==> flow/design.v <==
module arctan #
	(
		parameter integer C_S00_AXIS_TDATA_WIDTH	= 32,
		parameter integer C_M00_AXIS_TDATA_WIDTH	= 32,
    parameter integer ITERATIONS = 16
	)
	(
		input wire  s00_axis_aclk, s00_axis_aresetn,
		input wire  s00_axis_tlast, s00_axis_tvalid,
		input wire [C_S00_AXIS_TDATA_WIDTH-1 : 0] s00_axis_tdata,
		input wire [(C_S00_AXIS_TDATA_WIDTH/8)-1: 0] s00_axis_tstrb,
		output logic  s00_axis_tready,
		input wire  m00_axis_aclk, m00_axis_aresetn,
		input wire  m00_axis_tready,
		output logic  m00_axis_tvalid, m00_axis_tlast,
		output logic [C_M00_AXIS_TDATA_WIDTH-1 : 0] m00_axis_tdata,
		output logic [(C_M00_AXIS_TDATA_WIDTH/8)-1: 0] m00_axis_tstrb
	);
  parameter int PI_15 = 102943;
  logic m00_axis_tvalid_reg, m00_axis_tlast_reg;
  logic [C_M00_AXIS_TDATA_WIDTH-1 : 0] m00_axis_tdata_reg;
  logic [(C_M00_AXIS_TDATA_WIDTH/8)-1: 0] m00_axis_tstrb_reg;
  logic signed [(C_S00_AXIS_TDATA_WIDTH/2)-1:0] x_pipe [ITERATIONS-1:0];
  logic signed [(C_S00_AXIS_TDATA_WIDTH/2)-1:0] y_pipe [ITERATIONS-1:0];
  logic signed [(C_S00_AXIS_TDATA_WIDTH)-1:0] phase [ITERATIONS-1:0];
  logic [ITERATIONS-1:0] valid_pipe, tlast_pipe;
  logic [(C_S00_AXIS_TDATA_WIDTH/8)-1:0] strobe_pipe [ITERATIONS-1:0];
  assign s00_axis_tready = m00_axis_tready || ~valid_pipe[ITERATIONS-1];
  assign m00_axis_tvalid = valid_pipe[ITERATIONS-1];
  assign m00_axis_tlast = tlast_pipe[ITERATIONS-1];
  assign m00_axis_tstrb = strobe_pipe[ITERATIONS-1];
  logic signed [(C_S00_AXIS_TDATA_WIDTH/2)-1:0] atan_lut [ITERATIONS-1:0];
  always_comb begin
        atan_lut[0] = 16'h6487;   
        atan_lut[1] = 16'h3B58;   
        atan_lut[2] = 16'h1F5B;   
        atan_lut[3] = 16'h0FEA;   
        atan_lut[4] = 16'h07FD;   
        atan_lut[5] = 16'h03FF;   
        atan_lut[6] = 16'h01FF;   
        atan_lut[7] = 16'h00FF;   
        atan_lut[8] = 16'h007F;   
        atan_lut[9] = 16'h003F;   
        atan_lut[10] = 16'h001F;   
        atan_lut[11] = 16'h000F;   
        atan_lut[12] = 16'h0007;   
        atan_lut[13] = 16'h0003;   
        atan_lut[14] = 16'h0001;   
        atan_lut[15] = 16'h0000;   
  end
  wire signed [(C_S00_AXIS_TDATA_WIDTH/2)-1:0] x_in = s00_axis_tdata[(C_S00_AXIS_TDATA_WIDTH/2)-1: 0];
  wire signed [(C_S00_AXIS_TDATA_WIDTH/2)-1:0] y_in = s00_axis_tdata[C_S00_AXIS_TDATA_WIDTH-1:(C_S00_AXIS_TDATA_WIDTH/2)];
  assign m00_axis_tdata = phase[ITERATIONS-1];
  always_ff @(posedge s00_axis_aclk)begin
    if (s00_axis_aresetn==0)begin
      for (int i = 0; i < ITERATIONS; i++) begin
                x_pipe[i] <= '0;
                y_pipe[i] <= '0;
                phase[i] <= '0;
                valid_pipe[i] <= 1'b0;
                strobe_pipe[i] <= '0;
                tlast_pipe[i] <= 1'b0;
      end
    end else begin
      if (s00_axis_tready)begin
        if (s00_axis_tvalid) begin
            if ((x_in < 0 ) && (y_in< 0)) begin
              x_pipe[0] <= -x_in;
              y_pipe[0] <= -y_in;
              phase[0] <= -PI_15;
            end else if ((x_in < 0 ) && (y_in >= 0)) begin
              x_pipe[0] <= -x_in;
              y_pipe[0] <= -y_in;
              phase[0] <= PI_15;
            end else begin
              x_pipe[0] <= x_in;
              y_pipe[0] <= y_in;
              phase[0] <= '0;
            end
            valid_pipe[0] <= 1'b1;
            tlast_pipe[0] <= s00_axis_tlast;
            strobe_pipe[0] <= s00_axis_tstrb;
        end else begin
            valid_pipe[0] <= 1'b0;
            tlast_pipe[0] <= 1'b0;
            strobe_pipe[0] <= '0;
        end
        for (int i = 1; i < ITERATIONS; i++) begin
            if (valid_pipe[i-1]) begin
              if (y_pipe[i-1] >= 0) begin
                x_pipe[i] <= x_pipe[i-1] + (y_pipe[i-1] >>> i-1);
                y_pipe[i] <= y_pipe[i-1] - (x_pipe[i-1] >>> i-1);
                phase[i] <= phase[i-1] + atan_lut[i-1];
              end else begin
                x_pipe[i] <= x_pipe[i-1] - (y_pipe[i-1] >>> i-1);
                y_pipe[i] <= y_pipe[i-1] + (x_pipe[i-1] >>> i-1);
                phase[i] <= phase[i-1] - atan_lut[i-1];
              end
              valid_pipe[i] <= valid_pipe[i-1];
              strobe_pipe[i] <= strobe_pipe[i-1];
              tlast_pipe[i] <= tlast_pipe[i-1];
            end else begin
              valid_pipe[i] <= 0;
              strobe_pipe[i] <= 0;
              tlast_pipe[i] <= 0;
            end
        end
      end
    end
  end
endmodule
From RTL to reports: arctan
What the tools print for arctan, step after step.
Line numbers count from 1 in the design file above.
Operators carry their Yosys type and port widths (W data, S select, Z words).
Cell names lack the library's common part.
{ "inputs": {"top_module": "arctan", "clock": "s00_axis_aclk", "cell_library": "sky130hd", "pvt_corner": "tt_025C_1v80"} }

Word-level counts
Counts by Yosys on the flattened word-level netlist (proc, flatten, opt, wreduce). Print and check cells are left out. Cells with the same type and inputs are merged into one.
{ "bits": {"ff_bits": 1072, "output_inout_bits": 39} }
{ "op_classes": {"n_addsub": 85, "n_cmp": 18, "muxes": 96, "logic": 1, "n_reduce_logical": 19} }
{ "op_table": {"columns": ["operator", "n"], "rows": [
  ["$mux W32", 16],
  ["$mux W16", 31],
  ["$ge A16 B1 Y1 const B", 16],
  ["$mux W4", 16],
  ["$lt A16 B1 Y1 const B", 2],
  ["$add A16 B10 Y16", 2],
  ["$sub A16 B10 Y16", 2],
  ["$add A16 B11 Y16", 2],
  ["$sub A16 B11 Y16", 2],
  ["$add A16 B12 Y16", 2],
  ["$sub A16 B12 Y16", 2],
  ["$add A16 B13 Y16", 2],
  ["$sub A16 B13 Y16", 2],
  ["$add A16 B14 Y16", 2],
  ["$sub A16 B14 Y16", 2],
  ["$add A16 B15 Y16", 2],
  ["$sub A16 B15 Y16", 2],
  ["$sub A16 B16 Y16", 2],
  ["$add A16 B4 Y16", 2],
  ["$sub A16 B4 Y16", 2],
  ["$add A16 B5 Y16", 2],
  ["$sub A16 B5 Y16", 2],
  ["$add A16 B6 Y16", 2],
  ["$sub A16 B6 Y16", 2],
  ["$add A16 B7 Y16", 2],
  ["$sub A16 B7 Y16", 2],
  ["$add A16 B8 Y16", 2],
  ["$sub A16 B8 Y16", 2]
]} }
Not listed: further kinds 42, cells in them 92.

Depth
Yosys ltp: most cells in a row. Word level: on the elaborated netlist, between registers, memories and ports. Mapped: between sequential cells and ports; inverters and the memories' decode and read muxes count.
{ "logic_depth": {"ltp_word": 4, "abc_area": 0, "mapped_depth": 22} }

Netlist
Yosys stat after the flow's synthesis: flattened, memories mapped to cells. It holds for the ABC_AREA given above (unset counts as 0); a run with the other value may have another netlist.
{ "types": {"columns": ["type", "n", "area_total_um2"], "rows": [
  ["dfxtp_1", 1001, 2E+04],
  ["ha_1", 603, 7.54E+03],
  ["nand2_1", 1662, 6.24E+03],
  ["a21oi_1", 1145, 5.73E+03],
  ["xnor2_1", 650, 5692.96],
  ["nor2_1", 796, 2.99E+03],
  ["xor2_1", 328, 2.87E+03],
  ["clkbuf_1", 585, 2.2E+03],
  ["nand3_1", 379, 1.9E+03],
  ["o21ai_0", 368, 1.84E+03],
  ["a211oi_1", 177, 1.33E+03],
  ["a21o_1", 170, 1.28E+03],
  ["nor3_1", 249, 1.25E+03],
  ["inv_1", 319, 1.2E+03],
  ["mux2i_1", 91, 910.874],
  ["o21ai_1", 164, 820.787],
  ["or3_1", 119, 744.464],
  ["o31ai_1", 87, 653.126]
]} }
Other cell types: 80; their cells: 1505.
{ "synth_totals": {"stdcells": 10398, "yosys_area_um2": 76343.2, "seqArea_um2": 20039.2, "flip_flops": 1001} }

Path before layout
OpenSTA on the mapped netlist: ideal clock, no wires. The path of least setup slack (recovery checks aside). Input and output delay are each 20% of the period. Register names are those of the netlist, which keeps one name where synthesis merged equal registers.
{ "synth_timing": {"path_kind": "register to register", "start": "register y_pipe[11][15]", "end": "register x_pipe[12][14]", "tclk_ns": 5.0, "setup_ns": 0.127, "arrival_time_ns": 4.710, "t_required_ns": 4.873, "path_slack_ns": 0.163, "path_delay_ns": 4.837, "path_stages": 21, "n_path_buf": 7, "synth_period_reached_ns": 4.837} }
"path_delay_ns" is the arrival time less input delay plus setup time.
"path_stages": output pins that drive a net of the path, with the launching flip-flop's if there is one; two outputs of one cell count as two.
"synth_period_reached_ns" is the clock period less the worst setup slack; recovery checks do not enter. This is arithmetic on one report: input and output delays are still those of the set period (20% each).
The rows between start and end are the longest chain of elaborated cells between them; the timing report does not say that the signal goes this way. Where chains are equally long, one stands for them.
Each line given opens the expression or statement behind the cell; cells for indexed reads and writes are added by Yosys, which also makes memories of some case tables.
At most two assigning lines are given for a register; there are more.
{ "synth_between": {"path_cell_list": "dfxtp_1 > clkbuf_1 > clkbuf_1 > clkbuf_1 > buf_1 > clkbuf_1 > clkbuf_1 > buf_1 > o21ai_0 > fa_1 > a21o_1 > a21oi_1 > o21bai_1 > a21oi_1 > o21bai_1 > a41o_1 > o41a_1 > nand3_1 > nand2_1 > nand4b_1 > o211ai_1", "elab_chain_len": 2, "cells_between": 4, "cone_lines": 3, "classes_between": "2 x add/sub; 1 x compare; 1 x mux"} }
{ "synth_rtl": {"columns": ["item", "line_no", "source"], "rows": [
  ["from (decl)", 24, "logic signed [(C_S00_AXIS_TDATA_WIDTH/2)-1:0] y_pipe [ITERATIONS-1:0];"],
  ["from (assign)", 92, "y_pipe[i] <= y_pipe[i-1] - (x_pipe[i-1] >>> i-1);"],
  ["from (assign)", 96, "y_pipe[i] <= y_pipe[i-1] + (x_pipe[i-1] >>> i-1);"],
  ["$sub A16 B5 Y16", 95, "x_pipe[i] <= x_pipe[i-1] - (y_pipe[i-1] >>> i-1);"],
  ["$mux W16", 90, "if (y_pipe[i-1] >= 0) begin"],
  ["to (assign)", 91, "x_pipe[i] <= x_pipe[i-1] + (y_pipe[i-1] >>> i-1);"],
  ["to (assign)", 95, null],
  ["to (decl)", 23, "logic signed [(C_S00_AXIS_TDATA_WIDTH/2)-1:0] x_pipe [ITERATIONS-1:0];"]
]} }

Worst path after layout
From the final timing report of run 1: the path of least setup slack in the routed layout; clock arrival at registers is part of the times.
{ "layout_timing": {"path_kind": "register to register", "start": "register y_pipe[9][15]", "end": "register phase[10][31]", "tclk_ns": 5.0, "setup_ns": 0.12, "arrival_time_ns": 4.99, "t_required_ns": 5.62, "path_slack_ns": 0.63, "path_stages": 13, "n_path_buf": 0} }
The rows between start and end are the longest chain of elaborated cells between them; the timing report does not say that the signal goes this way. Where chains are equally long, one stands for them.
At most two assigning lines are given for a register; there are more.
{ "layout_between": {"path_cell_list": "dfxtp_1 > ha_1 > and4_1 > a221o_1 > a221oi_1 > o211ai_1 > a41oi_1 > a21oi_1 > and4_1 > a2111oi_2 > a21oi_1 > xnor2_1 > a21oi_1", "elab_chain_len": 2, "cells_between": 2, "cone_lines": 1, "classes_between": "1 x compare; 1 x mux"} }
{ "layout_rtl": {"columns": ["item", "line_no", "source"], "rows": [
  ["from (decl)", 24, "logic signed [(C_S00_AXIS_TDATA_WIDTH/2)-1:0] y_pipe [ITERATIONS-1:0];"],
  ["from (assign)", 92, "y_pipe[i] <= y_pipe[i-1] - (x_pipe[i-1] >>> i-1);"],
  ["from (assign)", 96, "y_pipe[i] <= y_pipe[i-1] + (x_pipe[i-1] >>> i-1);"],
  ["$ge A16 B1 Y1", 90, "if (y_pipe[i-1] >= 0) begin"],
  ["$mux W32", 90, null],
  ["to (assign)", 93, "phase[i] <= phase[i-1] + atan_lut[i-1];"],
  ["to (assign)", 97, "phase[i] <= phase[i-1] - atan_lut[i-1];"],
  ["to (decl)", 25, "logic signed [(C_S00_AXIS_TDATA_WIDTH)-1:0] phase [ITERATIONS-1:0];"]
]} }

Subject: arctan on sky130hd, stored results

Hello all,

arctan through Yosys and OpenROAD on sky130hd: 4 stored runs, unordered, with their settings and measured results. The constraints put input and output delay at 20% of the set period each and load the outputs with 0.01 pF.
"achieved clock period (ns)" means the clock period less the worst setup slack. The figure is calculated, with input and output delays left at 20% of the set period.
"worst setup path time (ns)" = time allowed to the worst setup path (clock period - input delay - output delay, where it has them) - its slack; a late launch clock adds to it, a late capture clock takes from it.
By "finish__power__total" is meant OpenSTA's value without simulated activity: inputs other than the clock are taken to toggle once in ten clock periods, and the tool carries that through the logic.

settings of run 1
{
  "CORE_UTILIZATION": 40,
  "period_ns": 5.0,
  "CAP_MARGIN": 20,
  "CORE_MARGIN": 2,
  "SLEW_MARGIN": 20
}
report of run 1
yosys chip area after synthesis (um^2): 76343.2
finish__design__die__area: 194371.0
finish__design__instance__area__stdcell: 82839.4
finish__design__instance__utilization: 0.4360
finish__timing__setup__ws: 0.629
finish__timing__setup__tns: 0.000
finish__timing__hold__ws: 0.451
finish__power__total: 1.985e-02
achieved clock period (ns): 4.371
worst setup path time (ns): 4.37
worst setup path kind: register to register

settings of run 2
{
  "CORE_UTILIZATION": 37,
  "period_ns": 4.47,
  "CAP_MARGIN": 20,
  "CORE_MARGIN": 2,
  "SLEW_MARGIN": 20
}
report of run 2
yosys chip area after synthesis (um^2): 76343.2
finish__design__die__area: 209984.0
finish__design__instance__area__stdcell: 83402.5
finish__design__instance__utilization: 0.4073
finish__timing__setup__ws: 0.369
finish__timing__setup__tns: 0.000
finish__timing__hold__ws: 0.451
finish__power__total: 2.243e-02
achieved clock period (ns): 4.101
worst setup path time (ns): 4.10
worst setup path kind: register to register

settings of run 3
{
  "ABC_AREA": 0,
  "CAP_MARGIN": 30,
  "CELL_PAD_IN_SITES_GLOBAL_PLACEMENT": 2,
  "CORE_MARGIN": 2,
  "CORE_UTILIZATION": 31,
  "CTS_CLUSTER_DIAMETER": 363,
  "CTS_CLUSTER_SIZE": 30,
  "MAX_ROUTING_LAYER": "met4",
  "MIN_ROUTING_LAYER": "met2",
  "PLACE_DENSITY": 0.56,
  "period_ns": 4.5,
  "SLEW_MARGIN": 20
}
report of run 3
yosys chip area after synthesis (um^2): 76343.2
finish__design__die__area: 250255.0
finish__design__instance__area__stdcell: 81485.7
finish__design__instance__utilization: 0.3319
finish__timing__setup__ws: 0.322
finish__timing__setup__tns: 0.000
finish__timing__hold__ws: 0.459
finish__power__total: 1.731e-02
achieved clock period (ns): 4.178
worst setup path time (ns): 4.18
worst setup path kind: register to register

settings of run 4
{
  "ABC_AREA": 1,
  "CAP_MARGIN": 0,
  "CELL_PAD_IN_SITES_GLOBAL_PLACEMENT": 1,
  "CORE_MARGIN": 2,
  "CORE_UTILIZATION": 47,
  "CTS_CLUSTER_DIAMETER": 363,
  "CTS_CLUSTER_SIZE": 61,
  "GPL_TIMING_DRIVEN": 0,
  "MAX_ROUTING_LAYER": "met4",
  "MIN_ROUTING_LAYER": "met2",
  "PLACE_DENSITY": 0.56,
  "TNS_END_PERCENT": 65,
  "period_ns": 4.83,
  "SLEW_MARGIN": 20
}
report of run 4: did not finish, route, GRT-0116

Thanks
